==> flow/design.v <==
`timescale 1ns/1ps
module e0 (x, y);
	input [31:0] x;
	output [31:0] y;
	assign y = {x[1:0],x[31:2]} ^ {x[12:0],x[31:13]} ^ {x[21:0],x[31:22]};
endmodule
module e1 (x, y);
	input [31:0] x;
	output [31:0] y;
	assign y = {x[5:0],x[31:6]} ^ {x[10:0],x[31:11]} ^ {x[24:0],x[31:25]};
endmodule
module ch (x, y, z, o);
	input [31:0] x, y, z;
	output [31:0] o;
	assign o = z ^ (x & (y ^ z));
endmodule
module maj (x, y, z, o);
	input [31:0] x, y, z;
	output [31:0] o;
	assign o = (x & y) | (z & (x | y));
endmodule
module s0 (x, y);
	input [31:0] x;
	output [31:0] y;
	assign y[31:29] = x[6:4] ^ x[17:15];
	assign y[28:0] = {x[3:0], x[31:7]} ^ {x[14:0],x[31:18]} ^ x[31:3];
endmodule
module s1 (x, y);
	input [31:0] x;
	output [31:0] y;
	assign y[31:22] = x[16:7] ^ x[18:9];
	assign y[21:0] = {x[6:0],x[31:17]} ^ {x[8:0],x[31:19]} ^ x[31:10];
endmodule
`timescale 1ns/1ps
module sha256_transform #(
	parameter LOOP = 6'd4
) (
	input clk,
	input feedback,
	input [5:0] cnt,
	input [255:0] rx_state,
	input [511:0] rx_input,
	output reg [255:0] tx_hash
);
	localparam Ks = {
		32'h428a2f98, 32'h71374491, 32'hb5c0fbcf, 32'he9b5dba5,
		32'h3956c25b, 32'h59f111f1, 32'h923f82a4, 32'hab1c5ed5,
		32'hd807aa98, 32'h12835b01, 32'h243185be, 32'h550c7dc3,
		32'h72be5d74, 32'h80deb1fe, 32'h9bdc06a7, 32'hc19bf174,
		32'he49b69c1, 32'hefbe4786, 32'h0fc19dc6, 32'h240ca1cc,
		32'h2de92c6f, 32'h4a7484aa, 32'h5cb0a9dc, 32'h76f988da,
		32'h983e5152, 32'ha831c66d, 32'hb00327c8, 32'hbf597fc7,
		32'hc6e00bf3, 32'hd5a79147, 32'h06ca6351, 32'h14292967,
		32'h27b70a85, 32'h2e1b2138, 32'h4d2c6dfc, 32'h53380d13,
		32'h650a7354, 32'h766a0abb, 32'h81c2c92e, 32'h92722c85,
		32'ha2bfe8a1, 32'ha81a664b, 32'hc24b8b70, 32'hc76c51a3,
		32'hd192e819, 32'hd6990624, 32'hf40e3585, 32'h106aa070,
		32'h19a4c116, 32'h1e376c08, 32'h2748774c, 32'h34b0bcb5,
		32'h391c0cb3, 32'h4ed8aa4a, 32'h5b9cca4f, 32'h682e6ff3,
		32'h748f82ee, 32'h78a5636f, 32'h84c87814, 32'h8cc70208,
		32'h90befffa, 32'ha4506ceb, 32'hbef9a3f7, 32'hc67178f2};
	genvar i;
	generate
		for (i = 0; i < 64/LOOP; i = i + 1) begin : HASHERS
			wire [511:0] W;
			wire [255:0] state;
			if(i == 0)
				sha256_digester U (
					.clk(clk),
					.k(Ks[32*(63-cnt) +: 32]),
					.rx_w(feedback ? W : rx_input),
					.rx_state(feedback ? state : rx_state),
					.tx_w(W),
					.tx_state(state)
				);
			else
				sha256_digester U (
					.clk(clk),
					.k(Ks[32*(63-LOOP*i-cnt) +: 32]),
					.rx_w(feedback ? W : HASHERS[i-1].W),
					.rx_state(feedback ? state : HASHERS[i-1].state),
					.tx_w(W),
					.tx_state(state)
				);
		end
	endgenerate
	always @ (posedge clk)
	begin
		if (!feedback)
		begin
			tx_hash[(((0)+1)*(32)-1):((0)*(32))] <= rx_state[(((0)+1)*(32)-1):((0)*(32))] + HASHERS[64/LOOP-6'd1].state[(((0)+1)*(32)-1):((0)*(32))];
			tx_hash[(((1)+1)*(32)-1):((1)*(32))] <= rx_state[(((1)+1)*(32)-1):((1)*(32))] + HASHERS[64/LOOP-6'd1].state[(((1)+1)*(32)-1):((1)*(32))];
			tx_hash[(((2)+1)*(32)-1):((2)*(32))] <= rx_state[(((2)+1)*(32)-1):((2)*(32))] + HASHERS[64/LOOP-6'd1].state[(((2)+1)*(32)-1):((2)*(32))];
			tx_hash[(((3)+1)*(32)-1):((3)*(32))] <= rx_state[(((3)+1)*(32)-1):((3)*(32))] + HASHERS[64/LOOP-6'd1].state[(((3)+1)*(32)-1):((3)*(32))];
			tx_hash[(((4)+1)*(32)-1):((4)*(32))] <= rx_state[(((4)+1)*(32)-1):((4)*(32))] + HASHERS[64/LOOP-6'd1].state[(((4)+1)*(32)-1):((4)*(32))];
			tx_hash[(((5)+1)*(32)-1):((5)*(32))] <= rx_state[(((5)+1)*(32)-1):((5)*(32))] + HASHERS[64/LOOP-6'd1].state[(((5)+1)*(32)-1):((5)*(32))];
			tx_hash[(((6)+1)*(32)-1):((6)*(32))] <= rx_state[(((6)+1)*(32)-1):((6)*(32))] + HASHERS[64/LOOP-6'd1].state[(((6)+1)*(32)-1):((6)*(32))];
			tx_hash[(((7)+1)*(32)-1):((7)*(32))] <= rx_state[(((7)+1)*(32)-1):((7)*(32))] + HASHERS[64/LOOP-6'd1].state[(((7)+1)*(32)-1):((7)*(32))];
		end
	end
endmodule
module sha256_digester (clk, k, rx_w, rx_state, tx_w, tx_state);
	input clk;
	input [31:0] k;
	input [511:0] rx_w;
	input [255:0] rx_state;
	output reg [511:0] tx_w;
	output reg [255:0] tx_state;
	wire [31:0] e0_w, e1_w, ch_w, maj_w, s0_w, s1_w;
	e0	e0_blk	(rx_state[(((0)+1)*(32)-1):((0)*(32))], e0_w);
	e1	e1_blk	(rx_state[(((4)+1)*(32)-1):((4)*(32))], e1_w);
	ch	ch_blk	(rx_state[(((4)+1)*(32)-1):((4)*(32))], rx_state[(((5)+1)*(32)-1):((5)*(32))], rx_state[(((6)+1)*(32)-1):((6)*(32))], ch_w);
	maj	maj_blk	(rx_state[(((0)+1)*(32)-1):((0)*(32))], rx_state[(((1)+1)*(32)-1):((1)*(32))], rx_state[(((2)+1)*(32)-1):((2)*(32))], maj_w);
	s0	s0_blk	(rx_w[63:32], s0_w);
	s1	s1_blk	(rx_w[479:448], s1_w);
	wire [31:0] t1 = rx_state[(((7)+1)*(32)-1):((7)*(32))] + e1_w + ch_w + rx_w[31:0] + k;
	wire [31:0] t2 = e0_w + maj_w;
	wire [31:0] new_w = s1_w + rx_w[319:288] + s0_w + rx_w[31:0];
	always @ (posedge clk)
	begin
		tx_w[511:480] <= new_w;
		tx_w[479:0] <= rx_w[511:32];
		tx_state[(((7)+1)*(32)-1):((7)*(32))] <= rx_state[(((6)+1)*(32)-1):((6)*(32))];
		tx_state[(((6)+1)*(32)-1):((6)*(32))] <= rx_state[(((5)+1)*(32)-1):((5)*(32))];
		tx_state[(((5)+1)*(32)-1):((5)*(32))] <= rx_state[(((4)+1)*(32)-1):((4)*(32))];
		tx_state[(((4)+1)*(32)-1):((4)*(32))] <= rx_state[(((3)+1)*(32)-1):((3)*(32))] + t1;
		tx_state[(((3)+1)*(32)-1):((3)*(32))] <= rx_state[(((2)+1)*(32)-1):((2)*(32))];
		tx_state[(((2)+1)*(32)-1):((2)*(32))] <= rx_state[(((1)+1)*(32)-1):((1)*(32))];
		tx_state[(((1)+1)*(32)-1):((1)*(32))] <= rx_state[(((0)+1)*(32)-1):((0)*(32))];
		tx_state[(((0)+1)*(32)-1):((0)*(32))] <= t1 + t2;
	end
endmodule
`timescale 1ns/1ps
module fpgaminer_top (clk, rst, midstate, data, mask, golden_nonce, golden_valid);
   parameter LOOP_LOG2 = 5;
   localparam [5:0] LOOP = (6'd1 << LOOP_LOG2);
   localparam [31:0] GOLDEN_NONCE_OFFSET = (32'd1 << (7 - LOOP_LOG2)) + 32'd1;
   input clk;
   input rst;
   input [255:0] midstate;
   input [95:0]  data;
   input [31:0]  mask;
   output reg [31:0] golden_nonce;
   output reg 	     golden_valid;
   reg [255:0] state;
   reg [511:0] data_r;
   reg [31:0]  nonce;
   wire        hash_clk = clk;
   wire [255:0] hash, hash2;
   reg [5:0] 	cnt;
   reg 		feedback;
   sha256_transform #(.LOOP(LOOP)) uut (
					.clk(hash_clk),
					.feedback(feedback),
					.cnt(cnt),
					.rx_state(state),
					.rx_input(data_r),
					.tx_hash(hash)
					);
   sha256_transform #(.LOOP(LOOP)) uut2 (
					 .clk(hash_clk),
					 .feedback(feedback),
					 .cnt(cnt),
					 .rx_state(256'h5be0cd191f83d9ab9b05688c510e527fa54ff53a3c6ef372bb67ae856a09e667),
					 .rx_input({256'h0000010000000000000000000000000000000000000000000000000080000000, hash}),
					 .tx_hash(hash2)
					 );
   reg [255:0] 	midstate_buf, data_buf;
   reg [31:0] 	mask_buf;
   reg 		is_golden_ticket;
   reg 		feedback_d1;
   reg [2:0] 	primed;
   wire [5:0] 	cnt_next;
   wire [31:0] 	nonce_next;
   wire 	feedback_next;
   wire 	reset = rst;
   assign cnt_next =  reset ? 6'd0 : (LOOP == 1) ? 6'd0 : (cnt + 6'd1) & (LOOP-1);
   assign feedback_next = (LOOP == 1) ? 1'b0 : (cnt_next != {(LOOP_LOG2){1'b0}});
   assign nonce_next =
		      reset ? 32'd0 :
		      feedback_next ? nonce : (nonce + 32'd1);
   always @ (posedge hash_clk)
     begin
	midstate_buf <= midstate;
	data_buf <= {160'd0, data};
	mask_buf <= mask;
	cnt <= cnt_next;
	feedback <= feedback_next;
	feedback_d1 <= feedback;
	state <= midstate_buf;
	data_r <= {384'h000002800000000000000000000000000000000000000000000000000000000000000000000000000000000080000000, nonce_next, data_buf[95:0]};
	nonce <= nonce_next;
	if (reset)
	  primed <= 3'd0;
	else if (!feedback_d1 && primed != 3'd6)
	  primed <= primed + 3'd1;
	is_golden_ticket <= ((hash2[255:224] & mask_buf) == 32'h00000000) && !feedback_d1 && (primed == 3'd6) && !reset;
	if(is_golden_ticket)
	  begin
	     if (LOOP == 1)
	       golden_nonce <= nonce - 32'd131;
	     else if (LOOP == 2)
	       golden_nonce <= nonce - 32'd66;
	     else
	       golden_nonce <= nonce - GOLDEN_NONCE_OFFSET;
	  end
	golden_valid <= is_golden_ticket && !reset;
     end
endmodule
; ---- Reports on fpgaminer_top
; The steps from the RTL of fpgaminer_top to its reports follow in flow order.
; Line numbers count from 1 in the design file above.
; Not given: -
[setup]
top = fpgaminer_top
clock = clk
library = sky130hd
pvt_corner = tt_025C_1v80

; ---- Word-level counts
; Source: Yosys, flattened and elaborated, memories not mapped. Widths are those after wreduce. Registers that Yosys merges into a memory's read port (data or address) are not register bits. Print and check cells do not count. Equal cells are merged and count once.
[word_totals]
mem_bits_rw = 0
output_inout_bits = 33
mem_bits_ro = 0
latch_bits = 0
input_bits = 386
clocked_rd_ports_x_width = 0
regBits = 4428
n_memories = 0
word_cells = 180
[op_classes]
reduce_and_logical = 9
add_sub_neg = 62
n_logic = 69
n_shift = 2
mul = 0
n_mux = 11
eq_ne = 2
div = 0
cmp = 0
[ops]
columns = cell, count
row1 = 2048-bit by 32-bit variable part select with 32-bit output with constant A, 2
row2 = 32-bit adder, 48
row3 = 512-bit two-way mux, 2
row4 = 256-bit two-way mux, 4
row5 = 480-bit two-way mux, 2
row6 = 32-bit XOR, 24
row7 = 32-bit AND, 13
row8 = 32-bit bitwise OR, 8
row9 = 29-bit XOR, 8
row10 = 22-bit XOR, 8
row11 = 31-bit by 32-bit adder with 32-bit output with constant A, 3
row12 = 32-bit adder with constant A, 3
row13 = 32-bit two-way mux, 2
row14 = 10-bit XOR, 4
row15 = 29-bit by 32-bit adder with 32-bit output with constant A, 1
row16 = 30-bit by 32-bit adder with 32-bit output with constant A, 1
row17 = 32-bit by 1-bit adder with 32-bit output with constant B, 1
row18 = 32-bit by 3-bit subtractor with 32-bit output with constant B, 1
row19 = 32-bit zero test, 1
row20 = 3-bit XOR, 4
row21 = 6-bit by 5-bit subtractor with 7-bit output with constant A, 1
row22 = 5-bit by 5-bit subtractor with 6-bit output with constant A, 1
row23 = 6-bit nonzero test, 1
row24 = 1-bit logical AND, 5
row25 = 5-bit by 1-bit adder with 5-bit output with constant B, 1
row26 = 5-bit two-way mux, 1
row27 = 3-bit by 1-bit adder with 3-bit output with constant B, 1
row28 = 3-bit equality test with constant B, 1
; Not listed: further kinds 2, cells in them 3.

; ---- Logic depth
; Longest topological path by Yosys (ltp), each cell counted once; first at word level (registers and memories cut), then after technology mapping (sequential cells cut; the memories' decode and read muxes count).
[logic_depth]
depth_word = 8
abc_area = 0
ltp_mapped = 43
mapped_depth_nobuf = 40

; ---- Synthesis result
; Yosys stat after the flow's synthesis: flattened, memories mapped to cells. It holds for the ABC_AREA given above (unset counts as 0); a run with the other value may have another netlist.
[synth_totals]
buf_cells = 541
mapped_cells = 17019
mapped_area_um2 = 189234.0
ff_cells = 4172
sequential_area_um2 = 86723.2
[by_type]
columns = type, count, type_area_um2
row1 = sky130_fd_sc_hd__dfxtp_1, 3852, 7.71E+04
row2 = sky130_fd_sc_hd__mux2_2, 1649, 1.86E+04
row3 = sky130_fd_sc_hd__fa_1, 729, 1.46E+04
row4 = sky130_fd_sc_hd__xnor2_1, 1470, 1.29E+04
row5 = sky130_fd_sc_hd__ha_1, 778, 9.73E+03
row6 = sky130_fd_sc_hd__edfxtp_1, 320, 9.61E+03
row7 = sky130_fd_sc_hd__mux2i_1, 647, 6.48E+03
row8 = sky130_fd_sc_hd__inv_1, 1676, 6.29E+03
row9 = sky130_fd_sc_hd__and2_1, 753, 4.71E+03
row10 = sky130_fd_sc_hd__a21oi_1, 661, 3.31E+03
row11 = sky130_fd_sc_hd__nor2_1, 668, 2.51E+03
row12 = sky130_fd_sc_hd__xor2_1, 276, 2.42E+03
row13 = sky130_fd_sc_hd__nand2_1, 620, 2.33E+03
row14 = sky130_fd_sc_hd__a21o_1, 288, 2.16E+03
row15 = sky130_fd_sc_hd__o21ai_0, 395, 1.98E+03
row16 = sky130_fd_sc_hd__nand2b_1, 224, 1.4E+03
row17 = sky130_fd_sc_hd__o21a_1, 142, 1.07E+03
row18 = sky130_fd_sc_hd__buf_2, 211, 1.06E+03
; Not listed: further types 93, cells in them 1660.
; The figures by module come from a second, unflattened synthesis with its own total; it is not the netlist above.
[hier_totals]
cells_unflattened = 18898
hier_area_um2 = 221786.5
; Each row is one instance without its submodules.
[modules]
columns = module, instances, n_cells, mod_area_um2, mod_seq_area_um2
row1 = sha256_digester, 4, 2051, 26072.5, 15374.7
row2 = sha256_transform (LOOP=32), 2, 4401, 41997.8, 7687.4
row3 = fpgaminer_top, 1, 1124, 18611.6, 16575.9
row4 = e0, 4, 32, 772.0, 0.0
row5 = e1, 4, 32, 764.5, 0.0
row6 = s0, 4, 32, 719.4, 0.0
row7 = s1, 4, 32, 625.6, 0.0
row8 = ch, 4, 32, 480.5, 0.0
row9 = maj, 4, 32, 360.3, 0.0

; ---- Worst setup path after synthesis
; Source: OpenSTA report_checks on the synthesized netlist (no wires, ideal clock, input and output delay 20% of the period each), path of least setup slack; recovery checks are left aside. Register names are those of the netlist, which keeps one name where synthesis merged equal registers.
[synth_timing]
path_type = reg2reg
start = reg feedback
end = reg uut2.HASHERS[0].genblk1.U.tx_state[153]
path_slack_ps = -4487
setup_time_ps = 72
t_arrival_ps = 16415
required_ps = 11928
path_stages = 35
t_first_pin_ps = 0
clock_period_ps = 12000
delay_ps = 16487
n_path_buf = 5
period_less_setup_slack_ps = 16487
; "delay_ps" is the arrival time less input delay plus setup time.
; "path_stages" counts driving pins, that of a launching flip-flop among them; a cell with two outputs on the path counts twice.
; "period_less_setup_slack_ps" = period - worst setup slack (recovery checks aside). The figure is calculated, with input and output delays left at 20% of the set period.
; The rows between start and end are the longest chain of elaborated cells between them; the timing report does not say that the signal goes this way. Where chains are equally long, one stands for them.
; A line is the first line of the expression or statement that the cell stems from. Yosys adds cells for indexed reads and writes and turns some case tables into memories.
[synth_via]
cell_sequence = sky130_fd_sc_hd__dfxtp_1 > sky130_fd_sc_hd__buf_2 > sky130_fd_sc_hd__buf_2 > sky130_fd_sc_hd__buf_2 > sky130_fd_sc_hd__inv_1 > sky130_fd_sc_hd__clkbuf_1 > sky130_fd_sc_hd__clkbuf_1 > sky130_fd_sc_hd__nor2_1 > sky130_fd_sc_hd__fa_1 > sky130_fd_sc_hd__fa_1 > sky130_fd_sc_hd__fa_1 > sky130_fd_sc_hd__inv_1 > sky130_fd_sc_hd__ha_1 > sky130_fd_sc_hd__a21o_1 > sky130_fd_sc_hd__a311o_1 > sky130_fd_sc_hd__o311a_1 > sky130_fd_sc_hd__nor2_1 > sky130_fd_sc_hd__o21ai_0 > sky130_fd_sc_hd__a31o_2 > sky130_fd_sc_hd__a21o_1 > sky130_fd_sc_hd__a21oi_1 > sky130_fd_sc_hd__o21ba_2 > sky130_fd_sc_hd__xnor2_1 > sky130_fd_sc_hd__ha_1 > sky130_fd_sc_hd__a21o_1 > sky130_fd_sc_hd__a2111oi_0 > sky130_fd_sc_hd__o21ai_0 > sky130_fd_sc_hd__a31oi_1 > sky130_fd_sc_hd__o211ai_1 > sky130_fd_sc_hd__a311oi_1 > sky130_fd_sc_hd__a2111oi_1 > sky130_fd_sc_hd__or3_1 > sky130_fd_sc_hd__a21o_1 > sky130_fd_sc_hd__a21oi_1 > sky130_fd_sc_hd__xnor2_1
elab_chain_cells = 8
cone_cells = 12
cone_lines = 6
cone_classes = 5 x add/sub; 2 x mux; 5 x logic
[synth_lines]
columns = element, line_no
row1 = "start, declared", 151  ; reg feedback;
row2 = "start, assigned", 188  ; feedback <= feedback_next;
row3 = 256-bit two-way mux, 72  ; .rx_state(feedback ? state : rx_state),
row4 = 32-bit XOR x2, 10  ; assign y = {x[5:0],x[31:6]} ^ {x[10:0],x[31:11]} ^ {x[24:0],x[31:25]};
row5 = 32-bit adder x4, 116  ; wire [31:0] t1 = rx_state[(((7)+1)*(32)-1):((7)*(32))] + e1_w + ch_w + rx_w[31:0] + k;
row6 = 32-bit adder, 126  ; tx_state[(((4)+1)*(32)-1):((4)*(32))] <= rx_state[(((3)+1)*(32)-1):((3)*(32))] + t1;
row7 = "end, assigned", 126
row8 = "end, declared", 108  ; output reg [255:0] tx_state;

; ---- Worst path after layout
; From the final timing report of run 3: the path of least setup slack in the routed layout; clock arrival at registers is part of the times.
; The report prints the path's times to 10 ps; the period is as set.
[layout_timing]
path_type = reg2reg
start = reg feedback
end = reg uut.HASHERS[0].genblk1.U.tx_state[29]
t_first_pin_ps = 1090
required_ps = 7300
setup_time_ps = 100
n_path_buf = 22
t_arrival_ps = 11560
path_stages = 50
clock_period_ps = 6210
path_slack_ps = -4260
; The rows between start and end are the longest chain of elaborated cells between them; the timing report does not say that the signal goes this way. Where chains are equally long, one stands for them.
[layout_via]
cell_sequence = sky130_fd_sc_hd__dfxtp_4 > sky130_fd_sc_hd__buf_12 > sky130_fd_sc_hd__buf_16 > sky130_fd_sc_hd__buf_16 > sky130_fd_sc_hd__buf_16 > sky130_fd_sc_hd__buf_16 > sky130_fd_sc_hd__buf_4 > sky130_fd_sc_hd__buf_12 > sky130_fd_sc_hd__buf_16 > sky130_fd_sc_hd__buf_12 > sky130_fd_sc_hd__buf_16 > sky130_fd_sc_hd__buf_12 > sky130_fd_sc_hd__buf_16 > sky130_fd_sc_hd__buf_16 > sky130_fd_sc_hd__buf_12 > sky130_fd_sc_hd__buf_6 > sky130_fd_sc_hd__buf_6 > sky130_fd_sc_hd__clkbuf_16 > (+14 left out) > sky130_fd_sc_hd__buf_6 > sky130_fd_sc_hd__buf_6 > sky130_fd_sc_hd__o21ai_4 > sky130_fd_sc_hd__xor2_4 > sky130_fd_sc_hd__buf_12 > sky130_fd_sc_hd__fa_2 > sky130_fd_sc_hd__ha_4 > sky130_fd_sc_hd__a21oi_4 > sky130_fd_sc_hd__nand2_2 > sky130_fd_sc_hd__a21oi_4 > sky130_fd_sc_hd__o21ai_1 > sky130_fd_sc_hd__a31oi_1 > sky130_fd_sc_hd__buf_4 > sky130_fd_sc_hd__a211oi_4 > sky130_fd_sc_hd__o41ai_4 > sky130_fd_sc_hd__o21bai_1 > sky130_fd_sc_hd__a21oi_2 > sky130_fd_sc_hd__xnor2_2
elab_chain_cells = 8
cone_cells = 19
cone_lines = 9
cone_classes = 6 x add/sub; 2 x mux; 11 x logic
[layout_lines]
columns = element, line_no
row1 = "start, declared", 151  ; reg feedback;
row2 = "start, assigned", 188  ; feedback <= feedback_next;
row3 = 256-bit two-way mux, 72  ; .rx_state(feedback ? state : rx_state),
row4 = 32-bit XOR x2, 10  ; assign y = {x[5:0],x[31:6]} ^ {x[10:0],x[31:11]} ^ {x[24:0],x[31:25]};
row5 = 32-bit adder x4, 116  ; wire [31:0] t1 = rx_state[(((7)+1)*(32)-1):((7)*(32))] + e1_w + ch_w + rx_w[31:0] + k;
row6 = 32-bit adder, 130  ; tx_state[(((0)+1)*(32)-1):((0)*(32))] <= t1 + t2;
row7 = "end, assigned", 130
row8 = "end, declared", 108  ; output reg [255:0] tx_state;

; Record of 4 stored runs of the RTL-to-layout flow on fpgaminer_top, platform sky130hd. The runs are unordered. Constraints: input delay and output delay 20% of the set period each, output load 0.01 pF.
; "achievedPeriod_ps" = clock period - worst setup slack. The figure is calculated, with input and output delays left at 20% of the set period.
; By "critical_path_time_ps" is meant the share of the clock period that the worst setup path is allowed (20% is reserved at inputs, 20% at outputs), minus its slack. Clock arrival times at its registers enter into it.
; "critical_path_time_ps" is known to 10 ps.

[run 1: settings]
ABC_AREA = 1
CELL_PAD_IN_SITES_DETAIL_PLACEMENT = 1
CORE_ASPECT_RATIO = 0.94
CORE_MARGIN = 8
CORE_UTILIZATION = 40
CTS_CLUSTER_SIZE = 87
GPL_TIMING_DRIVEN = 0
MAX_ROUTING_LAYER = met4
MIN_ROUTING_LAYER = met2
PLACE_DENSITY_LB_ADDON = 0.05
SETUP_SLACK_MARGIN = 5.0
SLEW_MARGIN = 15
TNS_END_PERCENT = 65
period_ns = 16.7
CAP_MARGIN = 20
[run 1: results]
outcome = stopped before the end: routing reported GRT-0116

[run 2: settings]
CELL_PAD_IN_SITES_DETAIL_PLACEMENT = 1
CORE_ASPECT_RATIO = 0.82
CORE_UTILIZATION = 55
CTS_CLUSTER_SIZE = 42
GPL_ROUTABILITY_DRIVEN = 1
GPL_TIMING_DRIVEN = 0
HOLD_SLACK_MARGIN = -0.03
MIN_ROUTING_LAYER = met1
SETUP_SLACK_MARGIN = 1.43
period_ns = 7.34
CAP_MARGIN = 20
CORE_MARGIN = 2
SLEW_MARGIN = 20
[run 2: results]
outcome = stopped before the end: routing reported GRT-0232

[run 3: settings]
CAP_MARGIN = 20
CELL_PAD_IN_SITES_GLOBAL_PLACEMENT = 1
CORE_ASPECT_RATIO = 0.62
CORE_UTILIZATION = 17
CTS_CLUSTER_SIZE = 88
GPL_ROUTABILITY_DRIVEN = 1
GPL_TIMING_DRIVEN = 0
MAX_ROUTING_LAYER = met4
MIN_ROUTING_LAYER = met1
PLACE_DENSITY_LB_ADDON = 0.1
SETUP_SLACK_MARGIN = 0.5
SLEW_MARGIN = 40
period_ns = 6.21
CORE_MARGIN = 2
[run 3: results]
synthesis_area_um2 = 189234.0
final_die_area_um2 = 1121840.0
final_stdcell_area_um2 = 251466.0
finish.utilization_frac = 0.226
fin_ws_ps = -4260
setupTns_ps = -846904
final_hold_ws_ps = 285
achievedPeriod_ps = 10470
critical_path_time_ps = 10470
worst_setup_path_type = reg2reg

[run 4: settings]
CORE_MARGIN = 6
CORE_UTILIZATION = 34
HOLD_SLACK_MARGIN = 0.18
MIN_ROUTING_LAYER = met1
SLEW_MARGIN = 35
period_ns = 11.7
CAP_MARGIN = 20
[run 4: results]
synthesis_area_um2 = 189234.0
final_die_area_um2 = 574617.0
final_stdcell_area_um2 = 219946.0
finish.utilization_frac = 0.397
fin_ws_ps = 1659
setupTns_ps = 0
final_hold_ws_ps = 215
achievedPeriod_ps = 10041
critical_path_time_ps = 10040
worst_setup_path_type = reg2reg
